==> flow/design.v <==
module mp2 #(
    parameter CLK_FREQ = 12000000,
    parameter INTERVAL = CLK_FREQ / 360
)(
    input logic clk,
    input logic rst,
    output logic RGB_R,
    output logic RGB_G,
    output logic RGB_B
);
    logic [31:0] counter;
    logic [8:0] hue;
    logic [7:0] pwm_r, pwm_g, pwm_b;
    logic [7:0] pwm_counter;
    always_ff @(posedge clk) begin
        if (rst) begin
            counter <= 0;
            hue <= 0;
        end
        else if (counter >= INTERVAL)
        begin
            counter <= 0;
            hue <= (hue >= 359) ? 0 : hue + 1;
        end
        else
        begin
            counter <= counter + 1;
        end
    end
    always_comb begin
        pwm_r = (hue < 60) ? 255 :
                (hue < 120) ? (255 * (120 - hue) / 60) :
                (hue < 180) ? 0 :
                (hue < 240) ? 0 :
                (hue < 300) ? (255 * (hue - 240) / 60) :
                255;
        pwm_g = (hue < 60) ? (255 * (hue - 0) / 60) :
                (hue < 180) ? 255 :
                (hue < 240) ? (255 * (240 - hue) / 60) :
                0;
        pwm_b = (hue < 120) ? 0 :
                (hue < 180) ? (255 * (hue - 120) / 60) :
                (hue < 300) ? 255 :
                (hue < 360) ? (255 * (360 - hue) / 60) :
                0;
    end
    always_ff @(posedge clk) begin
        if (rst) pwm_counter <= 0;
        else pwm_counter <= pwm_counter + 1;
    end
    assign {RGB_R, RGB_G, RGB_B} = {pwm_counter < pwm_r, pwm_counter < pwm_g, pwm_counter < pwm_b};
endmodule
--- tool output ---
From RTL to reports: mp2:

Tool output for the design above before and after an edit, in the order of the flow.
"unedited" refers to lines of the RTL above, "edited" to lines of the edited file.
"change": "edited" minus "unedited" as printed here. "relative change": 100 x difference / "unedited".
Library cell names are shortened.
A cell with -- has no value.

* top module: mp2
* clock port: clk
* standard-cell library: sky130hd
* timing corner: tt_025C_1v80

The edit:

Unified diff, file above to edited file.
The edit is scripted, without regard to the design's behaviour, which it may alter; it was not made to optimise anything.

```diff
@@ -40,8 +40,5 @@
                 0;
         pwm_b = (hue < 120) ? 0 :
-                (hue < 180) ? (255 * (hue - 120) / 60) :
-                (hue < 300) ? 255 :
-                (hue < 360) ? (255 * (360 - hue) / 60) :
-                0;
+                (255 * (hue - 120) / 60);
     end
     always_ff @(posedge clk) begin
```

After elaboration:

Counts by Yosys on the flattened word-level netlist (proc, flatten, opt, wreduce; memories kept). Register bits leave out memories and registers merged into their read ports (data or address); mux counts leave out enables and synchronous resets folded into registers. Print and check cells are left out. Cells with the same type and inputs are merged into one.

Word-level totals
* flip-flop bits (word level): unedited 49, edited 49, change 0, relative change 0.00%
* latch bits: unedited 0, edited 0, change 0
* RAM bits: unedited 0, edited 0, change 0
* memory bits (read-only): unedited 0, edited 0, change 0
* clocked read ports x word width: unedited 0, edited 0, change 0
* memories kept: unedited 0, edited 0, change 0
* output and inout port bits: unedited 3, edited 3, change 0, relative change 0.00%
* elaborated cells: unedited 48, edited 41, change -7, relative change -14.58%

Cells by class
* add/sub/neg operators: unedited 8, edited 7, change -1, relative change -12.50%
* multipliers: unedited 6, edited 5, change -1, relative change -16.67%
* div/mod/pow operators: unedited 6, edited 5, change -1, relative change -16.67%
* magnitude comparators: unedited 11, edited 10, change -1, relative change -9.09%
* equal/unequal tests: unedited 0, edited 0, change 0
* shift operators: unedited 0, edited 0, change 0
* muxes and demuxes: unedited 13, edited 10, change -3, relative change -23.08%
* bitwise operators: unedited 0, edited 0, change 0
* reductions and logical operators: unedited 1, edited 1, change 0, relative change 0.00%

Operators with widths
* two-way mux 8 bit: unedited 12, edited 9, change -3, relative change -25.00%
* divider 32 x 6 -> 32 bit (second input constant): unedited 6, edited 5, change -1, relative change -16.67%
* multiplier 9 x 10 -> 19 bit (first input constant): unedited 5, edited 4, change -1, relative change -20.00%
* < comparator 9 bit (second input constant): unedited 2, edited 1, change -1, relative change -50.00%
* subtractor 9 x 9 -> 10 bit (first input constant): unedited 1, edited 0, change -1, relative change -100.00%

Operator kinds equal on both sides are left out: 16.

Depth:

Depth = most cells in a row (Yosys ltp): at word level without a register or memory, in the mapped netlist without a sequential cell, where the memories' decode and read muxes count.

Depth
* depth after elaboration: unedited 9, edited 9, change 0, relative change 0.00%
* ABC_AREA: unedited 0, edited 0
* gate-level depth with buffers: unedited 52, edited 54, change +2, relative change +3.85%
* depth with buffers taken out: unedited 48, edited 50, change +2, relative change +4.17%

Synthesis result:

Source: synth_stat.txt of the flow (Yosys; design flattened, memories mapped). It holds for the ABC_AREA given above (unset counts as 0); a run with the other value may have another netlist.

Cells by type
* inv_1: unedited 422, edited 362, change -60, relative change -14.22%
* fa_1: unedited 227, edited 187, change -40, relative change -17.62%
* nand2_1: unedited 126, edited 162, change +36, relative change +28.57%
* ha_1: unedited 243, edited 216, change -27, relative change -11.11%
* a21oi_1: unedited 145, edited 122, change -23, relative change -15.86%
* o21ai_0: unedited 95, edited 76, change -19, relative change -20.00%
* nor3_1: unedited 33, edited 45, change +12, relative change +36.36%
* nand4_1: unedited 12, edited 24, change +12, relative change +100.00%
* nand2b_1: unedited 19, edited 28, change +9, relative change +47.37%
* mux2i_1: unedited 13, edited 22, change +9, relative change +69.23%
* a211o_1: unedited 6, edited 14, change +8, relative change +133.33%
* a2111oi_0: unedited 3, edited 11, change +8, relative change +266.67%
* o211a_1: unedited 3, edited 11, change +8, relative change +266.67%
* a211oi_1: unedited 34, edited 41, change +7, relative change +20.59%
* a31oi_1: unedited 19, edited 25, change +6, relative change +31.58%
* nand3_1: unedited 51, edited 56, change +5, relative change +9.80%
* nor4_1: unedited 10, edited 15, change +5, relative change +50.00%
* o221ai_1: unedited 10, edited 5, change -5, relative change -50.00%

Cell types equal on both sides are left out: 22.
The list need not be complete.

Synthesis totals
* cells in the netlist: unedited 2207, edited 2214, change +7, relative change +0.32%
* synthesis area (sq um): unedited 18081.1, edited 17763.3, change -317.8, relative change -1.76%
* sequential area (sq um): unedited 980.9, edited 980.9, change 0.0, relative change 0.00%
* flip-flops: unedited 49, edited 49, change 0, relative change 0.00%
* buffers: unedited 54, edited 54, change 0, relative change 0.00%

Worst setup path after synthesis:

OpenSTA on the mapped netlist: ideal clock, no wires. The path of least setup slack (recovery checks aside). Input and output delay are each 20% of the period. Register names are those of the netlist, which keeps one name where synthesis merged equal registers.

Timing path after synthesis
* path type: unedited register to output, edited register to output
* start: unedited register hue[2], edited register hue[3]
* end: unedited output RGB_G, edited output RGB_R
* clock period (ps): unedited 30000, edited 30000, change 0, relative change 0.00%
* external output delay (ps): unedited 6000, edited 6000, change 0, relative change 0.00%
* arrival time (ps): unedited 13172, edited 12335, change -837, relative change -6.35%
* data required time (ps): unedited 24000, edited 24000, change 0, relative change 0.00%
* slack (ps): unedited 10828, edited 11665, change +837
* path delay (ps): unedited 13172, edited 12335, change -837, relative change -6.35%
* stages: unedited 49, edited 50, change +1, relative change +2.04%
* synthesis period reached (ps): unedited 19172, edited 18335, change -837, relative change -4.37%

"path delay" = arrival - input delay + setup time.
A path that ends at an output port has no setup time.
"stages" counts driving pins, that of a launching flip-flop among them; a cell with two outputs on the path counts twice.
"synthesis period reached" is the clock period less the worst setup slack; recovery checks do not enter. This is arithmetic on one report: input and output delays are still those of the set period (20% each).
The rows between start and end are the longest chain of elaborated cells between them; the timing report does not say that the signal goes this way. Where chains are equally long, one stands for them.
Each line given opens the expression or statement behind the cell; cells for indexed reads and writes are added by Yosys, which also makes memories of some case tables.

Between the ends, after synthesis, unedited:
* path through: dfxtp_1 > buf_2 > inv_1 > ha_1 > nor2b_1 > a21oi_1 > nor2_1 > a211oi_1 > inv_1 > fa_1 > inv_1 > fa_1 > fa_1 > fa_1 > ha_1 > a211oi_1 > o211ai_1 > and3_1 > (+13 left out) > a311o_1 > a211oi_2 > mux2i_1 > xor2_1 > buf_2 > or4_1 > and3_1 > o2111ai_2 > a21oi_2 > o22ai_2 > inv_1 > a21oi_1 > ha_1 > a211oi_1 > nand2_1 > a221oi_1 > nand2_1 > o21ai_1
* length of the longest elaborated chain: 7

RTL lines, path after synthesis, unedited
* start, declared: line 12 `logic [8:0] hue;`
* start, assigned: line 18 `hue <= 0;`
* start, assigned: line 23 `hue <= (hue >= 359) ? 0 : hue + 1;`
* subtractor 8 x 9 -> 10 bit: line 39 `(hue < 240) ? (255 * (240 - hue) / 60) :`
* multiplier 9 x 10 -> 19 bit: line 39
* divider 32 x 6 -> 32 bit: line 39
* two-way mux 8 bit: line 39
* two-way mux 8 bit: line 38 `(hue < 180) ? 255 :`
* two-way mux 8 bit: line 37 `pwm_g = (hue < 60) ? (255 * (hue - 0) / 60) :`
* < comparator 8 bit: line 51 `assign {RGB_R, RGB_G, RGB_B} = {pwm_counter < pwm_r, pwm_counter < pwm_g, pwm_counter < pwm_b};`
* end, declared: line 8 `output logic RGB_G,`

Between the ends, after synthesis, edited:
* path through: dfxtp_1 > buf_2 > inv_1 > ha_1 > nand3b_1 > nand3_1 > a21oi_2 > inv_1 > fa_1 > inv_1 > fa_1 > fa_1 > inv_1 > fa_1 > inv_1 > ha_1 > and3_1 > and2_1 > (+14 left out) > mux2_2 > nor3_1 > a31oi_1 > a311oi_4 > o211ai_1 > o311a_1 > or4b_1 > o211ai_2 > nand2_1 > a21oi_1 > ha_1 > o21ai_0 > nand2b_1 > a21oi_1 > a211oi_1 > nand2_1 > nor4_1 > a2111oi_2
* length of the longest elaborated chain: 9

RTL lines, path after synthesis, edited
* start, declared: line 12 `logic [8:0] hue;`
* start, assigned: line 18 `hue <= 0;`
* start, assigned: line 23 `hue <= (hue >= 359) ? 0 : hue + 1;`
* subtractor 9 x 8 -> 10 bit: line 35 `(hue < 300) ? (255 * (hue - 240) / 60) :`
* multiplier 9 x 10 -> 19 bit: line 35
* divider 32 x 6 -> 32 bit: line 35
* two-way mux 8 bit: line 35
* two-way mux 8 bit: line 34 `(hue < 240) ? 0 :`
* two-way mux 8 bit: line 33 `(hue < 180) ? 0 :`
* two-way mux 8 bit: line 32 `(hue < 120) ? (255 * (120 - hue) / 60) :`
* two-way mux 8 bit: line 31 `pwm_r = (hue < 60) ? 255 :`
* < comparator 8 bit: line 48 `assign {RGB_R, RGB_G, RGB_B} = {pwm_counter < pwm_r, pwm_counter < pwm_g, pwm_counter < pwm_b};`
* end, declared: line 7 `output logic RGB_R,`

Path in the finished layout:

From the final timing report of each run of set A: the path of least setup slack in the routed layout; clock arrival at registers is part of the times.
The report prints the path's times to 10 ps; the period is as set.

Timing path after layout
* path type: unedited register to output, edited register to output
* start: unedited register hue[7], edited register hue[4]
* end: unedited output RGB_R, edited output RGB_R
* clock period (ps): unedited 22000, edited 22000, change 0, relative change 0.00%
* external output delay (ps): unedited 4400, edited 4400, change 0, relative change 0.00%
* arrival time (ps): unedited 15720, edited 15720, change 0, relative change 0.00%
* data required time (ps): unedited 17600, edited 17600, change 0, relative change 0.00%
* slack (ps): unedited 1880, edited 1880, change 0
* stages: unedited 47, edited 49, change +2, relative change +4.26%

The rows between start and end are the longest chain of elaborated cells between them; the timing report does not say that the signal goes this way. Where chains are equally long, one stands for them.

Between the ends, after layout, unedited:
* path through: dfxtp_1 > clkinv_1 > ha_1 > nor2b_1 > a311oi_1 > xnor2_1 > inv_1 > fa_1 > inv_1 > fa_1 > fa_1 > inv_1 > fa_1 > inv_1 > ha_1 > nand3_1 > a211oi_1 > o21ai_0 > (+11 left out) > o211ai_1 > a211oi_2 > nor2_1 > mux2i_1 > xor2_1 > a21oi_1 > nand4b_1 > nand2_1 > xnor2_1 > o21a_1 > nand2_1 > a21oi_1 > ha_1 > o21ai_0 > a21oi_1 > a221o_1 > a31oi_1 > clkdlybuf4s50_1
* length of the longest elaborated chain: 9

RTL lines, path after layout, unedited
* start, declared: line 12 `logic [8:0] hue;`
* start, assigned: line 18 `hue <= 0;`
* start, assigned: line 23 `hue <= (hue >= 359) ? 0 : hue + 1;`
* subtractor 9 x 8 -> 10 bit: line 35 `(hue < 300) ? (255 * (hue - 240) / 60) :`
* multiplier 9 x 10 -> 19 bit: line 35
* divider 32 x 6 -> 32 bit: line 35
* two-way mux 8 bit: line 35
* two-way mux 8 bit: line 34 `(hue < 240) ? 0 :`
* two-way mux 8 bit: line 33 `(hue < 180) ? 0 :`
* two-way mux 8 bit: line 32 `(hue < 120) ? (255 * (120 - hue) / 60) :`
* two-way mux 8 bit: line 31 `pwm_r = (hue < 60) ? 255 :`
* < comparator 8 bit: line 51 `assign {RGB_R, RGB_G, RGB_B} = {pwm_counter < pwm_r, pwm_counter < pwm_g, pwm_counter < pwm_b};`
* end, declared: line 7 `output logic RGB_R,`

Between the ends, after layout, edited:
* path through: dfxtp_1 > ha_1 > nand2_4 > o221a_2 > xnor2_1 > inv_1 > fa_1 > inv_1 > fa_1 > fa_1 > inv_1 > fa_1 > inv_1 > ha_1 > o21ai_1 > nor3_1 > a2111oi_0 > o21ai_0 > (+13 left out) > a31o_1 > o21ai_1 > a31oi_1 > a311oi_2 > o32ai_1 > or4b_1 > o211ai_2 > nand2_1 > a21oi_1 > ha_1 > o21ai_0 > nand2b_1 > a21oi_1 > a211oi_1 > nand2_1 > nor4_1 > a2111oi_2 > clkdlybuf4s50_1
* length of the longest elaborated chain: 9

RTL lines, path after layout, edited
* start, declared: line 12 `logic [8:0] hue;`
* start, assigned: line 18 `hue <= 0;`
* start, assigned: line 23 `hue <= (hue >= 359) ? 0 : hue + 1;`
* subtractor 9 x 8 -> 10 bit: line 35 `(hue < 300) ? (255 * (hue - 240) / 60) :`
* multiplier 9 x 10 -> 19 bit: line 35
* divider 32 x 6 -> 32 bit: line 35
* two-way mux 8 bit: line 35
* two-way mux 8 bit: line 34 `(hue < 240) ? 0 :`
* two-way mux 8 bit: line 33 `(hue < 180) ? 0 :`
* two-way mux 8 bit: line 32 `(hue < 120) ? (255 * (120 - hue) / 60) :`
* two-way mux 8 bit: line 31 `pwm_r = (hue < 60) ? 255 :`
* < comparator 8 bit: line 48 `assign {RGB_R, RGB_G, RGB_B} = {pwm_counter < pwm_r, pwm_counter < pwm_g, pwm_counter < pwm_b};`
* end, declared: line 7 `output logic RGB_R,`

Measured runs:

Runs of the flow (Yosys, OpenROAD) on both versions; the two runs of a pair have the same settings. The constraints put input and output delay at 20% of the set period each and load the outputs with 0.01 pF.

Flow settings, set A:
* CORE_UTILIZATION: 40
* period_ns: 22.0
* CAP_MARGIN: 20
* CORE_MARGIN: 2
* SLEW_MARGIN: 20

Measured results, set A
* post-synthesis cell area (sq um): unedited 18081.1, edited 17763.3, change -317.8, relative change -1.76%
* overall die area (sq um): unedited 46919.9, edited 46109.0, change -810.9, relative change -1.73%
* standard-cell area after routing (sq um): unedited 18993.2, edited 18634.1, change -359.1, relative change -1.89%
* post-layout utilization (%): unedited 42.8, edited 42.3, change -0.5
* setup slack of the worst path (ps): unedited 1884, edited 1885, change +1
* total negative slack on setup checks (ps): unedited 0, edited 0, change 0
* worst hold slack in the final report (ps): unedited 504, edited 478, change -26
* power (W): unedited 0.00163, edited 0.002214, change +0.000584, relative change +35.83%
* period achieved (ps): unedited 20116, edited 20115, change -1, relative change 0.00%

Flow settings, set B:
* CAP_MARGIN: 20
* CORE_UTILIZATION: 35
* CTS_CLUSTER_DIAMETER: 169
* CTS_CLUSTER_SIZE: 32
* GPL_ROUTABILITY_DRIVEN: 0
* GPL_TIMING_DRIVEN: 0
* MIN_ROUTING_LAYER: met1
* SETUP_SLACK_MARGIN: -0.0
* period_ns: 28.2
* CORE_MARGIN: 2
* SLEW_MARGIN: 20

Measured results, set B
* post-synthesis cell area (sq um): unedited 18081.1, edited 17763.3, change -317.8, relative change -1.76%
* overall die area (sq um): unedited 53495.1, edited 52569.3, change -925.8, relative change -1.73%
* standard-cell area after routing (sq um): unedited 19213.4, edited 18876.9, change -336.5, relative change -1.75%
* post-layout utilization (%): unedited 37.5, edited 37.6, change +0.1
* setup slack of the worst path (ps): unedited 6455, edited 6674, change +219
* total negative slack on setup checks (ps): unedited 0, edited 0, change 0
* worst hold slack in the final report (ps): unedited 495, edited 480, change -15
* power (W): unedited 0.001217, edited 0.001741, change +0.000524, relative change +43.06%
* period achieved (ps): unedited 21745, edited 21526, change -219, relative change -1.01%

By "period achieved" is meant the clock period of the run minus its worst setup slack. This is arithmetic on one report: input and output delays are still those of the set period (20% each).
"power" is the tool's figure for a default switching activity; nothing was simulated.
--- end ---
